==> flow/design.v <==
module c6502
(
    input               clock,
    input               ce,
    input               reset_n,
    output      [15:0]  address,
    input       [ 7:0]  in,
    output reg  [ 7:0]  out,
    output reg          we
);
assign address = cp ? ab : pc;
localparam
    LDC = 0,
    ZP  = 1,    ZPX = 2,    ZPY = 3,
    ABS = 4,    ABX = 5,    ABY = 6,    ABZ = 7,
    IX  = 8,    IX2 = 9,    IX3 = 10,
    IY  = 11,   IY2 = 12,   IY3 = 13,
    RUN = 14,   BRA = 15,
    JP1 = 16,   JP2 = 17,
    JND = 18,   TRM = 19,   POP = 20,   JSR = 21,
    RTS = 22;
localparam
    ORA = 0,    AND = 1,    EOR = 2,    ADC = 3,
    STA = 4,    LDA = 5,    CMP = 6,    SBC = 7,
    ASL = 8,    ROL = 9,    LSR = 10,   ROR = 11,
    BIT = 13,   DEC = 14,   INC = 15;
localparam
    DST_A = 0,  DST_X = 1,  DST_Y = 2,  DST_S = 3,
    SRC_D = 0,  SRC_X = 1,  SRC_Y = 2,  SRC_A = 3;
reg [ 7:0]  a, x, y, s, p;
reg         cp;
reg [ 4:0]  t;           
reg [ 2:0]  m;           
reg [15:0]  ab, pc;
reg [ 7:0]  op, w;       
reg [ 3:0]  alu;         
reg [ 1:0]  dst, src;
wire [8:0] zpx = in + x;
wire [8:0] zpy = in + y;
wire [3:0] bra = {p[1], p[0], p[6], p[7]};  
wire [7:0] sn  = s + 1;
always @(posedge clock)
if (reset_n == 1'b0) begin
    p  <= 8'b01100001;
    t  <= 1'b0;
    cp <= 1'b0;
    pc <= 16'h0000;
    a  <= 8'h80;
    x  <= 8'hFE;
    y  <= 8'hDA;
    s  <= 8'h00;
    we <= 1'b0;
end
else if (ce) begin
    we  <= 1'b0;
    case (t)
    LDC: begin
        pc  <= pc + 1;
        m   <= 0;
        op  <= in;
        dst <= DST_A;
        src <= SRC_D;
        casex (in)
        8'b010_011_00: t <= JP1;  
        8'b011_011_00: t <= JND;  
        8'b001_000_00: t <= JSR;  
        8'b011_000_00: t <= RTS;  
        8'bxxx_000_x1: t <= IX;
        8'bxxx_010_x1,
        8'b1xx_000_x0: t <= RUN;  
        8'bxxx_100_x1: t <= IY;
        8'bxxx_110_x1: t <= ABY;
        8'bxxx_001_xx: t <= ZP;
        8'bxxx_011_xx,
        8'b001_000_00: t <= ABS;
        8'b10x_101_1x: t <= ZPY;
        8'bxxx_101_xx: t <= ZPX;
        8'b10x_111_1x: t <= ABY;
        8'bxxx_111_xx: t <= ABX;
        8'bxxx_100_00: t <= BRA;
        default:       t <= RUN;
        endcase
        casex (in)
        8'bxxx_xxx_01: begin alu <= in[7:5]; end
        8'b100_xx1_x0: begin alu <= STA; end
        8'b101_xx1_x0,
        8'b101_000_x0,
        8'b101_010_00,
        8'b10x_010_10,
        8'b100_110_00: begin alu <= LDA; end
        8'b11x_000_00,
        8'b11x_xx1_00: begin alu <= CMP; end
        8'b001_0x1_00: begin alu <= BIT; end
        8'b110_xx1_10,
        8'b100_010_00,
        8'b110_010_10: begin alu <= DEC; end
        8'b111_xx1_10,
        8'b11x_010_00: begin alu <= INC; end
        8'b00x_110_00: begin p[0] <= in[5]; t <= LDC; end  
        8'b01x_110_00: begin p[2] <= in[5]; t <= LDC; end  
        8'b101_110_00: begin p[6] <= 1'b0;  t <= LDC; end  
        8'b11x_110_00: begin p[3] <= in[5]; t <= LDC; end  
        8'b0xx_010_10: begin alu <= {1'b1, in[7:5]}; src <= SRC_A; end
        8'b0xx_xx1_10: begin alu <= {1'b1, in[7:5]}; end
        8'b111_010_10: begin t <= LDC; end
        8'b100_110_10: begin t <= LDC; s <= x; end
        8'b101_110_10: begin x <= s; p[7] <= s[7]; p[1] <= s == 0; t <= LDC; end
        8'b0x0_010_00: begin
            t   <= TRM;
            we  <= 1;
            cp  <= 1;
            out <= in[6] ? a : (p | 8'h30);
            ab  <= {8'h01, s};
            s   <= s - 1;
        end
        8'b0x1_010_00: begin t <= POP; cp <= 1; ab <= {8'h01, sn}; s <= sn; end
        8'b011_000_00: begin cp <= 1; ab <= {8'h01, sn}; end
        endcase
        casex (in)
        8'h86, 8'hA6, 8'hB6, 8'h96, 8'h8E, 8'hAE,
        8'hBE, 8'hA2, 8'hCA, 8'hE8, 8'h9A,
        8'hE0, 8'b111_xx1_00:
            dst <= DST_X;
        8'hA0, 8'h84, 8'hA4, 8'h88, 8'hC8,
        8'h8C, 8'hAC, 8'h94, 8'hB4, 8'hBC,
        8'hC0, 8'b110_xx1_00:
            dst <= DST_Y;
        endcase
        case (in)
        8'hE8, 8'hCA, 8'h8A: src <= SRC_X;  
        8'h88, 8'hC8, 8'h98: src <= SRC_Y;  
        8'hA8, 8'hAA: src <= SRC_A;  
        endcase
    end
    ZP:  begin t <= RUN; ab <= in;       cp <= 1; pc <= pc + 1; end
    ZPX: begin t <= RUN; ab <= zpx[7:0]; cp <= 1; pc <= pc + 1; end
    ZPY: begin t <= RUN; ab <= zpy[7:0]; cp <= 1; pc <= pc + 1; end
    ABS: begin t <= ABZ; pc <= pc + 1; ab <= in; end
    ABX: begin t <= ABZ; pc <= pc + 1; ab <= zpx; end
    ABY: begin t <= ABZ; pc <= pc + 1; ab <= zpy; end
    ABZ: begin t <= RUN; pc <= pc + 1; ab[15:8] <= ab[15:8] + in; cp <= 1; end
    IX:  begin t <= IX2; pc <= pc + 1; cp <= 1; ab <= zpx[7:0]; end
    IY:  begin t <= IY2; pc <= pc + 1; cp <= 1; ab <= in; end
    IX2: begin t <= IX3; w  <= in; ab[7:0] <= ab[7:0] + 1; end
    IY2: begin t <= IY3; w  <= in; ab[7:0] <= ab[7:0] + 1; end
    IX3: begin t <= RUN; ab <= {in, w}; end
    IY3: begin t <= RUN; ab <= {in, w} + y; end
    BRA: begin t <= LDC; pc <= pc + 1 + ((bra[op[7:6]] == op[5]) ? {{8{in[7]}}, in[7:0]} : 0); end
    JP1: begin t <= JP2; pc <= pc + 1; w <= in; end
    JP2: begin t <= LDC; pc <= {in, w}; end
    JND: case (m)
        0: begin m <= 1;   ab[ 7:0] <= in; pc <= pc + 1; end
        1: begin m <= 2;   ab[15:8] <= in; pc <= pc + 1; cp <= 1; end
        2: begin m <= 3;   pc[ 7:0] <= in; ab[7:0] <= ab[7:0] + 1; end
        3: begin t <= LDC; pc[15:8] <= in; cp <= 0; end
    endcase
    POP: begin t <= LDC; cp <= 0; if (op[6]) begin a <= in; p[7] <= in[7]; p[1] <= in == 0; end else p <= in; end
    JSR: case (m)
        0: begin m <= 1; w  <= in; pc <= pc + 1; end
        1: begin m <= 2; we <= 1; out <= pc[15:8]; ab      <= {8'h01, s};  pc[15:8] <= in; cp <= 1;end
        2: begin m <= 3; we <= 1; out <= pc[ 7:0]; ab[7:0] <= ab[7:0] - 1; pc[7:0]  <= w;  end
        3: begin t <= LDC; cp <= 0; s <= s - 2; end
    endcase
    RTS: case (m)
        0: begin m <= 1;   pc[7:0] <= in; ab[7:0] <= ab[7:0] + 1; end
        1: begin t <= LDC; pc <= {in, pc[7:0]} + 1; s <= s + 2; cp <= 0; end
    endcase
    RUN: begin
        cp <= 0;
        t  <= LDC;
        casex (op) 8'bxxx_010_x1, 8'b1xx_000_x0: pc <= pc + 1; endcase
        casex (op)
            8'b100_xxx_01,
            8'b100_xx1_x0: begin t <= TRM; out <= R; we <= 1'b1; cp <= 1'b1; end
            8'bxxx_xxx_01,
            8'b0xx_010_10,
            8'b100_010_10,
            8'b100_110_00: begin a <= R; p <= F; end
            8'b101_xx1_00,
            8'b101_000_00,
            8'b1x0_010_00,
            8'b101_010_00: begin y <= R; p <= F; end
            8'b101_xx1_10,
            8'b101_000_10,
            8'b111_010_00,
            8'b110_010_10,
            8'b101_010_10: begin x <= R; p <= F; end
            8'b0xx_xx1_10,
            8'b11x_xx1_10: begin t <= TRM; out <= R; we <= 1'b1; cp <= 1'b1; p <= F; end
            8'b110_xxx_01,
            8'b11x_000_00,
            8'b11x_xx1_00,
            8'b001_0x1_00: begin p <= F; end
        endcase
    end
    TRM: begin cp <= 0; t <= LDC; end
    endcase
end
wire [7:0] op1 =
    dst == DST_A ? a :
    dst == DST_X ? x :
    dst == DST_Y ? y : s;
wire [7:0] op2 =
    src == SRC_A ? a :
    src == SRC_X ? x :
    src == SRC_Y ? y : in;
wire [8:0] R =
    alu == ORA ? op1 | op2 :
    alu == AND ? op1 & op2 :
    alu == EOR ? op1 ^ op2 :
    alu == ADC ? op1 + op2 + cin :
    alu == STA ? op1 :
    alu == LDA ? op2 :
    alu == CMP ? op1 - op2 :
    alu == SBC ? op1 - op2 - !cin :
    alu == ASL ? {op2[6:0], 1'b0} :
    alu == ROL ? {op2[6:0], cin} :
    alu == LSR ? {1'b0, op2[7:1]} :
    alu == ROR ? {cin, op2[7:1]} :
    alu == BIT ? op1 & op2 :
    alu == DEC ? op2 - 1 :
    alu == INC ? op2 + 1 : 0;
wire sign  =  R[7];         
wire zero  = ~|R[7:0];      
wire oadc  = (op1[7] ^ op2[7] ^ 1'b1) & (op1[7] ^ R[7]);
wire osbc  = (op1[7] ^ op2[7] ^ 1'b0) & (op1[7] ^ R[7]);
wire cin   =  p[0];
wire carry =  R[8];
wire [7:0] F =
    alu == ADC ? {sign, oadc, p[5:2], zero,  carry} :
    alu == CMP ? {sign,       p[6:2], zero, ~carry} :
    alu == SBC ? {sign, osbc, p[5:2], zero, ~carry} :
    alu == ASL || alu == ROL ? {sign, p[6:2], zero, op2[7]} :
    alu == LSR || alu == ROR ? {sign, p[6:2], zero, op2[0]} :
    alu == BIT ? {op2[7:6], p[5:2], zero, p[0]} :
                 {sign,     p[6:2], zero, p[0]};
endmodule
# From RTL to reports: c6502
# What the tools print for c6502, step after step.
# Lines are those of the file above, counted from 1.
# Library cell names are shortened.
# Not given: n/a
[setup]
top = "c6502"
clock_port = "clock"
library = "sky130hd"
pvt_corner = "tt_025C_1v80"

# After elaboration
# Counts by Yosys on the flattened word-level netlist (proc, flatten, opt, wreduce; memories kept). Register bits leave out memories and registers merged into their read ports (data or address). Print and check cells are left out. Cells with the same type and inputs are merged into one.
[word_totals]
wordCells = 430
reg_bits = 112
[op_classes]
n_shift = 1
n_eq = 171
reduce_and_logical = 81
logic = 11
add_sub_neg = 19
n_mux = 123
[op_table]
columns = ["op", "count"]
rows = [
  ["8-bit == test (second input constant)", 38],
  ["8-bit two-way mux", 32],
  ["8-bit parallel mux with 2-bit select", 12],
  ["9-bit two-way mux", 15],
  ["8-bit parallel mux with 7-bit select", 2],
  ["5-bit == test (second input constant)", 17],
  ["8-bit parallel mux with 10-bit select", 1],
  ["8-bit parallel mux with 9-bit select", 1],
  ["8-bit parallel mux with 3-bit select", 3],
  ["5-bit parallel mux with 12-bit select", 1],
  ["7-bit == test (second input constant)", 7],
  ["6-bit == test (second input constant)", 8],
  ["5-bit parallel mux with 9-bit select", 1],
  ["5-bit by 4-bit == test with 1-bit output (second input constant)", 8],
  ["5-bit AND reduction", 8],
  ["2-bit inequality test (second input constant)", 18],
  ["4-bit == test (second input constant)", 9],
  ["16-bit by 1-bit adder with 16-bit output (second input constant)", 2],
  ["4-bit by 3-bit == test with 1-bit output (second input constant)", 8],
  ["4-bit parallel mux with 8-bit select", 1],
  ["16-bit two-way mux", 2],
  ["2-bit OR reduction", 15],
  ["1-bit two-way mux", 29],
  ["8-bit by 8-bit adder with 9-bit output", 3],
  ["3-bit OR reduction", 8],
  ["6-bit AND reduction", 4],
  ["8-bit by 7-bit == test with 1-bit output (second input constant)", 3],
  ["4-bit parallel mux with 2-bit select", 3],
]
# Not listed: further kinds 80, cells in them 147.

# Depth
# Longest topological path by Yosys (ltp), each cell counted once; first at word level (registers and memories cut), then after technology mapping (sequential cells cut; the memories' decode and read muxes count).
[depth]
depth_word = 31
ABC_AREA = 1
depth_mapped = 35
depth_no_buf = 34

# Netlist
# The flow's flattened synthesis, as Yosys stat reports it; memories are mapped. The netlist is that of the ABC_AREA named above (0 if unset); the other value can give another one.
# The area totals of this step are shown rounded.
[mapped]
buffers = 64
cells = 2158
flip_flops = 133
area_um2 = 13700
sequential_area_um2 = 3100
[types]
columns = ["cell", "count"]
rows = [
  ["dfxtp_1", 89],
  ["nand2_1", 405],
  ["edfxtp_1", 44],
  ["inv_1", 313],
  ["ha_1", 85],
  ["o21ai_0", 204],
  ["nor2_1", 242],
  ["a21oi_1", 172],
  ["nand3_1", 100],
  ["xor2_1", 37],
  ["nor3_1", 45],
  ["o211ai_1", 30],
  ["nand4_1", 29],
  ["fa_1", 9],
  ["clkbuf_1", 46],
  ["o221ai_1", 17],
  ["o22ai_1", 22],
  ["a31oi_1", 19],
]
# Other cell types: 54; their cells: 250.

# Timing after synthesis
# OpenSTA on the mapped netlist: ideal clock, no wires. The path of least setup slack (recovery checks aside). Input and output delay are each 20% of the period. Register names are those of the netlist, which keeps one name where synthesis merged equal registers.
[synth_timing]
path_type = "input to register"
from = "in in[0]"
to = "reg p[6]"
path_stages = 34
setup_slack_ns = 4.980
clock_period_ns = 10.0
required_time_ns = 9.885
path_buffers = 1
arrival_time_ns = 4.906
in_delay_ns = 2.000
path_delay_ns = 3.021
synth_period_reached_ns = 5.02
# "path_delay_ns" = arrival - input delay + setup time.
# "path_stages": output pins that drive a net of the path, with the launching flip-flop's if there is one; two outputs of one cell count as two.
# "synth_period_reached_ns" = period - worst setup slack (recovery checks aside). The figure is calculated, with input and output delays left at 20% of the set period.
# Between the ends stands the longest chain of elaborated cells between them, by number of cells; it is not shown to be the way that was timed. Of several equally long chains one is given.
# Each line given opens the expression or statement behind the cell; cells for indexed reads and writes are added by Yosys, which also makes memories of some case tables.
# A register here has more assigning lines than the two given.
[synth_between]
path_cell_list = "buf_2 inv_1 o21ai_1 nand2_1 nand2_1 nand2_2 inv_2 ha_1 fa_1 nand3b_1 nand2_1 nand2_1 nand2_1 nand2_1 nand2_1 nand2_1 nand2_1 inv_2 nor2_1 nand3_1 nand2_1 nand2_1 nand2_1 nand3_1 nand2_1 nand3_2 nand2_2 nand2_2 nand3_1 nand2_1 nand2_1 nand2_1 nand2_1 nand2_1"
elab_chain_cells = 27
[synth_rtl]
columns = ["item", "line_no", "rtl"]
rows = [
  ["start, declared", 7, "input       [ 7:0]  in,"],
  ["8-bit two-way mux", 206, "src == SRC_Y ? y : in;"],
  ["8-bit two-way mux", 205, "src == SRC_X ? x :"],
  ["8-bit two-way mux", 204, "src == SRC_A ? a :"],
  ["8-bit by 1-bit adder with 9-bit output", 222, "alu == INC ? op2 + 1 : 0;"],
  ["9-bit two-way mux", 222, ""],
  ["9-bit two-way mux", 221, "alu == DEC ? op2 - 1 :"],
  ["9-bit two-way mux", 220, "alu == BIT ? op1 & op2 :"],
  ["[... 12 more ...]", "n/a", ""],
  ["1-bit bitwise XOR", 226, "wire osbc  = (op1[7] ^ op2[7] ^ 1'b0) & (op1[7] ^ R[7]);"],
  ["1-bit AND", 226, ""],
  ["8-bit two-way mux", 232, "alu == SBC ? {sign, osbc, p[5:2], zero, ~carry} :"],
  ["8-bit two-way mux", 231, "alu == CMP ? {sign,       p[6:2], zero, ~carry} :"],
  ["8-bit two-way mux", 230, "alu == ADC ? {sign, oadc, p[5:2], zero,  carry} :"],
  ["1-bit two-way mux (2 in a row)", 172, "casex (op)"],
  ["1-bit parallel mux with 3-bit select", 56, "case (t)"],
  ["end, assigned", 44, "p  <= 8'b01100001;"],
  ["end, assigned", 101, "8'b101_110_00: begin p[6] <= 1'b0;  t <= LDC; end"],
  ["end, declared", 30, "reg [ 7:0]  a, x, y, s, p;"],
]

# Worst path after layout
# Path of least setup slack in the final report of flow run A (OpenROAD, finished layout, wires in). Where an end is a register, its clock arrival counts in the times.
[layout_timing]
path_type = "input to register"
from = "in in[2]"
to = "reg p[1]"
path_buffers = 1
path_stages = 26
arrival_time_ns = 5.77
setup_slack_ns = 2.65
required_time_ns = 8.43
clock_period_ns = 8.02
in_delay_ns = 1.60
# Between the ends stands the longest chain of elaborated cells between them, by number of cells; it is not shown to be the way that was timed. Of several equally long chains one is given.
# A register here has more assigning lines than the two given.
[layout_between]
path_cell_list = "clkdlybuf4s50_1 nand2_1 nand3_4 a21boi_4 ha_1 nand2_1 inv_1 nor2_1 inv_1 nand3_1 inv_1 nand2_1 nor2_1 nand2_1 nand2_1 o21ai_0 nand4_1 nand2_1 nand4_1 nand2_1 nand3_1 nor2_1 nand3_1 nand3_1 nand2_1 inv_1"
elab_chain_cells = 30
[layout_rtl]
columns = ["item", "line_no", "rtl"]
rows = [
  ["start, declared", 7, "input       [ 7:0]  in,"],
  ["8-bit two-way mux", 206, "src == SRC_Y ? y : in;"],
  ["8-bit two-way mux", 205, "src == SRC_X ? x :"],
  ["8-bit two-way mux", 204, "src == SRC_A ? a :"],
  ["8-bit by 1-bit adder with 9-bit output", 222, "alu == INC ? op2 + 1 : 0;"],
  ["9-bit two-way mux", 222, ""],
  ["9-bit two-way mux", 221, "alu == DEC ? op2 - 1 :"],
  ["9-bit two-way mux", 220, "alu == BIT ? op1 & op2 :"],
  ["[... 15 more ...]", "n/a", ""],
  ["8-bit two-way mux", 234, "alu == LSR || alu == ROR ? {sign, p[6:2], zero, op2[0]} :"],
  ["8-bit two-way mux", 233, "alu == ASL || alu == ROL ? {sign, p[6:2], zero, op2[7]} :"],
  ["8-bit two-way mux", 232, "alu == SBC ? {sign, osbc, p[5:2], zero, ~carry} :"],
  ["8-bit two-way mux", 231, "alu == CMP ? {sign,       p[6:2], zero, ~carry} :"],
  ["8-bit two-way mux", 230, "alu == ADC ? {sign, oadc, p[5:2], zero,  carry} :"],
  ["1-bit two-way mux (2 in a row)", 172, "casex (op)"],
  ["1-bit parallel mux with 3-bit select", 56, "case (t)"],
  ["end, assigned", 44, "p  <= 8'b01100001;"],
  ["end, assigned", 107, "8'b101_110_10: begin x <= s; p[7] <= s[7]; p[1] <= s == 0; t <= LDC; end"],
  ["end, declared", 30, "reg [ 7:0]  a, x, y, s, p;"],
]

# Settings and measured results of 6 stored flow runs for module c6502 (sky130hd), not sorted in any way. The constraints put input and output delay at 20% of the set period each and load the outputs with 0.01 pF.
# "timing.worst_path_ns": the worst setup path's part of the clock period (all of it between registers, 20% less for each end at a port) less its slack. A launch clock that arrives late makes it longer, a capture clock that arrives late makes it shorter.
# "fin_power_mw" is the tool's figure for a default switching activity; nothing was simulated.
# Values from the reports are rounded here.

[[run]]
name = "flow run A"
[run.settings]
ABC_AREA = 1
CAP_MARGIN = 0
CELL_PAD_IN_SITES_GLOBAL_PLACEMENT = 3
CORE_ASPECT_RATIO = 1.85
CORE_MARGIN = 5
CORE_UTILIZATION = 27
CTS_CLUSTER_DIAMETER = 117
CTS_CLUSTER_SIZE = 42
GPL_ROUTABILITY_DRIVEN = 1
GPL_TIMING_DRIVEN = 1
MAX_ROUTING_LAYER = "met4"
PLACE_DENSITY_LB_ADDON = 0.19
SETUP_SLACK_MARGIN = 1.9
SLEW_MARGIN = 35
TNS_END_PERCENT = 75
period_ns = 8.02
[run.results]
synthArea_um2 = 13700
post_route_stdcell_area_um2 = 15500
ws_hold_ns = 0.478
fin_ws_ns = 2.65
timing.worst_path_ns = 3.76
worst_path_kind = "input to register"
die_area_um2 = 55600
post_route_util_pct = 30.8
fin_power_mw = 2.79

[[run]]
name = "flow run B"
[run.settings]
CORE_UTILIZATION = 40
SETUP_SLACK_MARGIN = -0.18
period_ns = 7.24
CAP_MARGIN = 20
CORE_MARGIN = 2
SLEW_MARGIN = 20
[run.results]
synthArea_um2 = 13800
post_route_stdcell_area_um2 = 14900
ws_hold_ns = 0.469
fin_ws_ns = 1.03
timing.worst_path_ns = 4.76
worst_path_kind = "input to register"
die_area_um2 = 35900
post_route_util_pct = 44.3
fin_power_mw = 2.74

[[run]]
name = "flow run C"
[run.settings]
ABC_AREA = 1
CAP_MARGIN = 0
CELL_PAD_IN_SITES_GLOBAL_PLACEMENT = 3
CORE_ASPECT_RATIO = 0.86
CORE_MARGIN = 10
CORE_UTILIZATION = 27
CTS_CLUSTER_DIAMETER = 117
CTS_CLUSTER_SIZE = 42
GPL_ROUTABILITY_DRIVEN = 0
GPL_TIMING_DRIVEN = 1
MAX_ROUTING_LAYER = "met4"
PLACE_DENSITY_LB_ADDON = 0.19
SETUP_SLACK_MARGIN = 1.9
SLEW_MARGIN = 35
TNS_END_PERCENT = 75
period_ns = 8.02
[run.results]
synthArea_um2 = 13700
post_route_stdcell_area_um2 = 15500
ws_hold_ns = 0.475
fin_ws_ns = 2.80
timing.worst_path_ns = 3.62
worst_path_kind = "input to register"
die_area_um2 = 60300
post_route_util_pct = 30.9
fin_power_mw = 2.71

[[run]]
name = "flow run D"
[run.settings]
ABC_AREA = 1
CAP_MARGIN = 0
CELL_PAD_IN_SITES_GLOBAL_PLACEMENT = 3
CORE_ASPECT_RATIO = 1.85
CORE_MARGIN = 7
CORE_UTILIZATION = 21
CTS_CLUSTER_DIAMETER = 117
CTS_CLUSTER_SIZE = 42
GPL_ROUTABILITY_DRIVEN = 1
GPL_TIMING_DRIVEN = 1
HOLD_SLACK_MARGIN = 0.13
MAX_ROUTING_LAYER = "met4"
PLACE_DENSITY_LB_ADDON = 0.19
SETUP_SLACK_MARGIN = 1.9
SLEW_MARGIN = 35
TNS_END_PERCENT = 75
period_ns = 8.02
[run.results]
synthArea_um2 = 13700
post_route_stdcell_area_um2 = 15800
ws_hold_ns = 0.480
fin_ws_ns = 2.52
timing.worst_path_ns = 3.90
worst_path_kind = "input to register"
die_area_um2 = 73000
post_route_util_pct = 24.4
fin_power_mw = 2.78

[[run]]
name = "flow run E"
[run.settings]
ABC_AREA = 1
CAP_MARGIN = 0
CELL_PAD_IN_SITES_GLOBAL_PLACEMENT = 3
CORE_ASPECT_RATIO = 1.85
CORE_MARGIN = 7
CORE_UTILIZATION = 21
CTS_CLUSTER_DIAMETER = 117
CTS_CLUSTER_SIZE = 42
GPL_ROUTABILITY_DRIVEN = 1
GPL_TIMING_DRIVEN = 1
MAX_ROUTING_LAYER = "met4"
PLACE_DENSITY_LB_ADDON = 0.19
SETUP_SLACK_MARGIN = 1.9
SLEW_MARGIN = 35
TNS_END_PERCENT = 75
period_ns = 8.02
[run.results]
synthArea_um2 = 13700
post_route_stdcell_area_um2 = 15800
ws_hold_ns = 0.480
fin_ws_ns = 2.52
timing.worst_path_ns = 3.90
worst_path_kind = "input to register"
die_area_um2 = 73000
post_route_util_pct = 24.4
fin_power_mw = 2.78

[[run]]
name = "flow run F"
[run.settings]
CAP_MARGIN = 0
CORE_UTILIZATION = 26
CTS_CLUSTER_SIZE = 91
GPL_TIMING_DRIVEN = 0
HOLD_SLACK_MARGIN = 0.24
MAX_ROUTING_LAYER = "met5"
SLEW_MARGIN = 15
TNS_END_PERCENT = 40
period_ns = 9.22
CORE_MARGIN = 2
[run.results]
synthArea_um2 = 13800
post_route_stdcell_area_um2 = 15600
ws_hold_ns = 0.463
fin_ws_ns = 1.35
timing.worst_path_ns = 6.02
worst_path_kind = "input to register"
die_area_um2 = 54800
post_route_util_pct = 29.7
fin_power_mw = 2.23
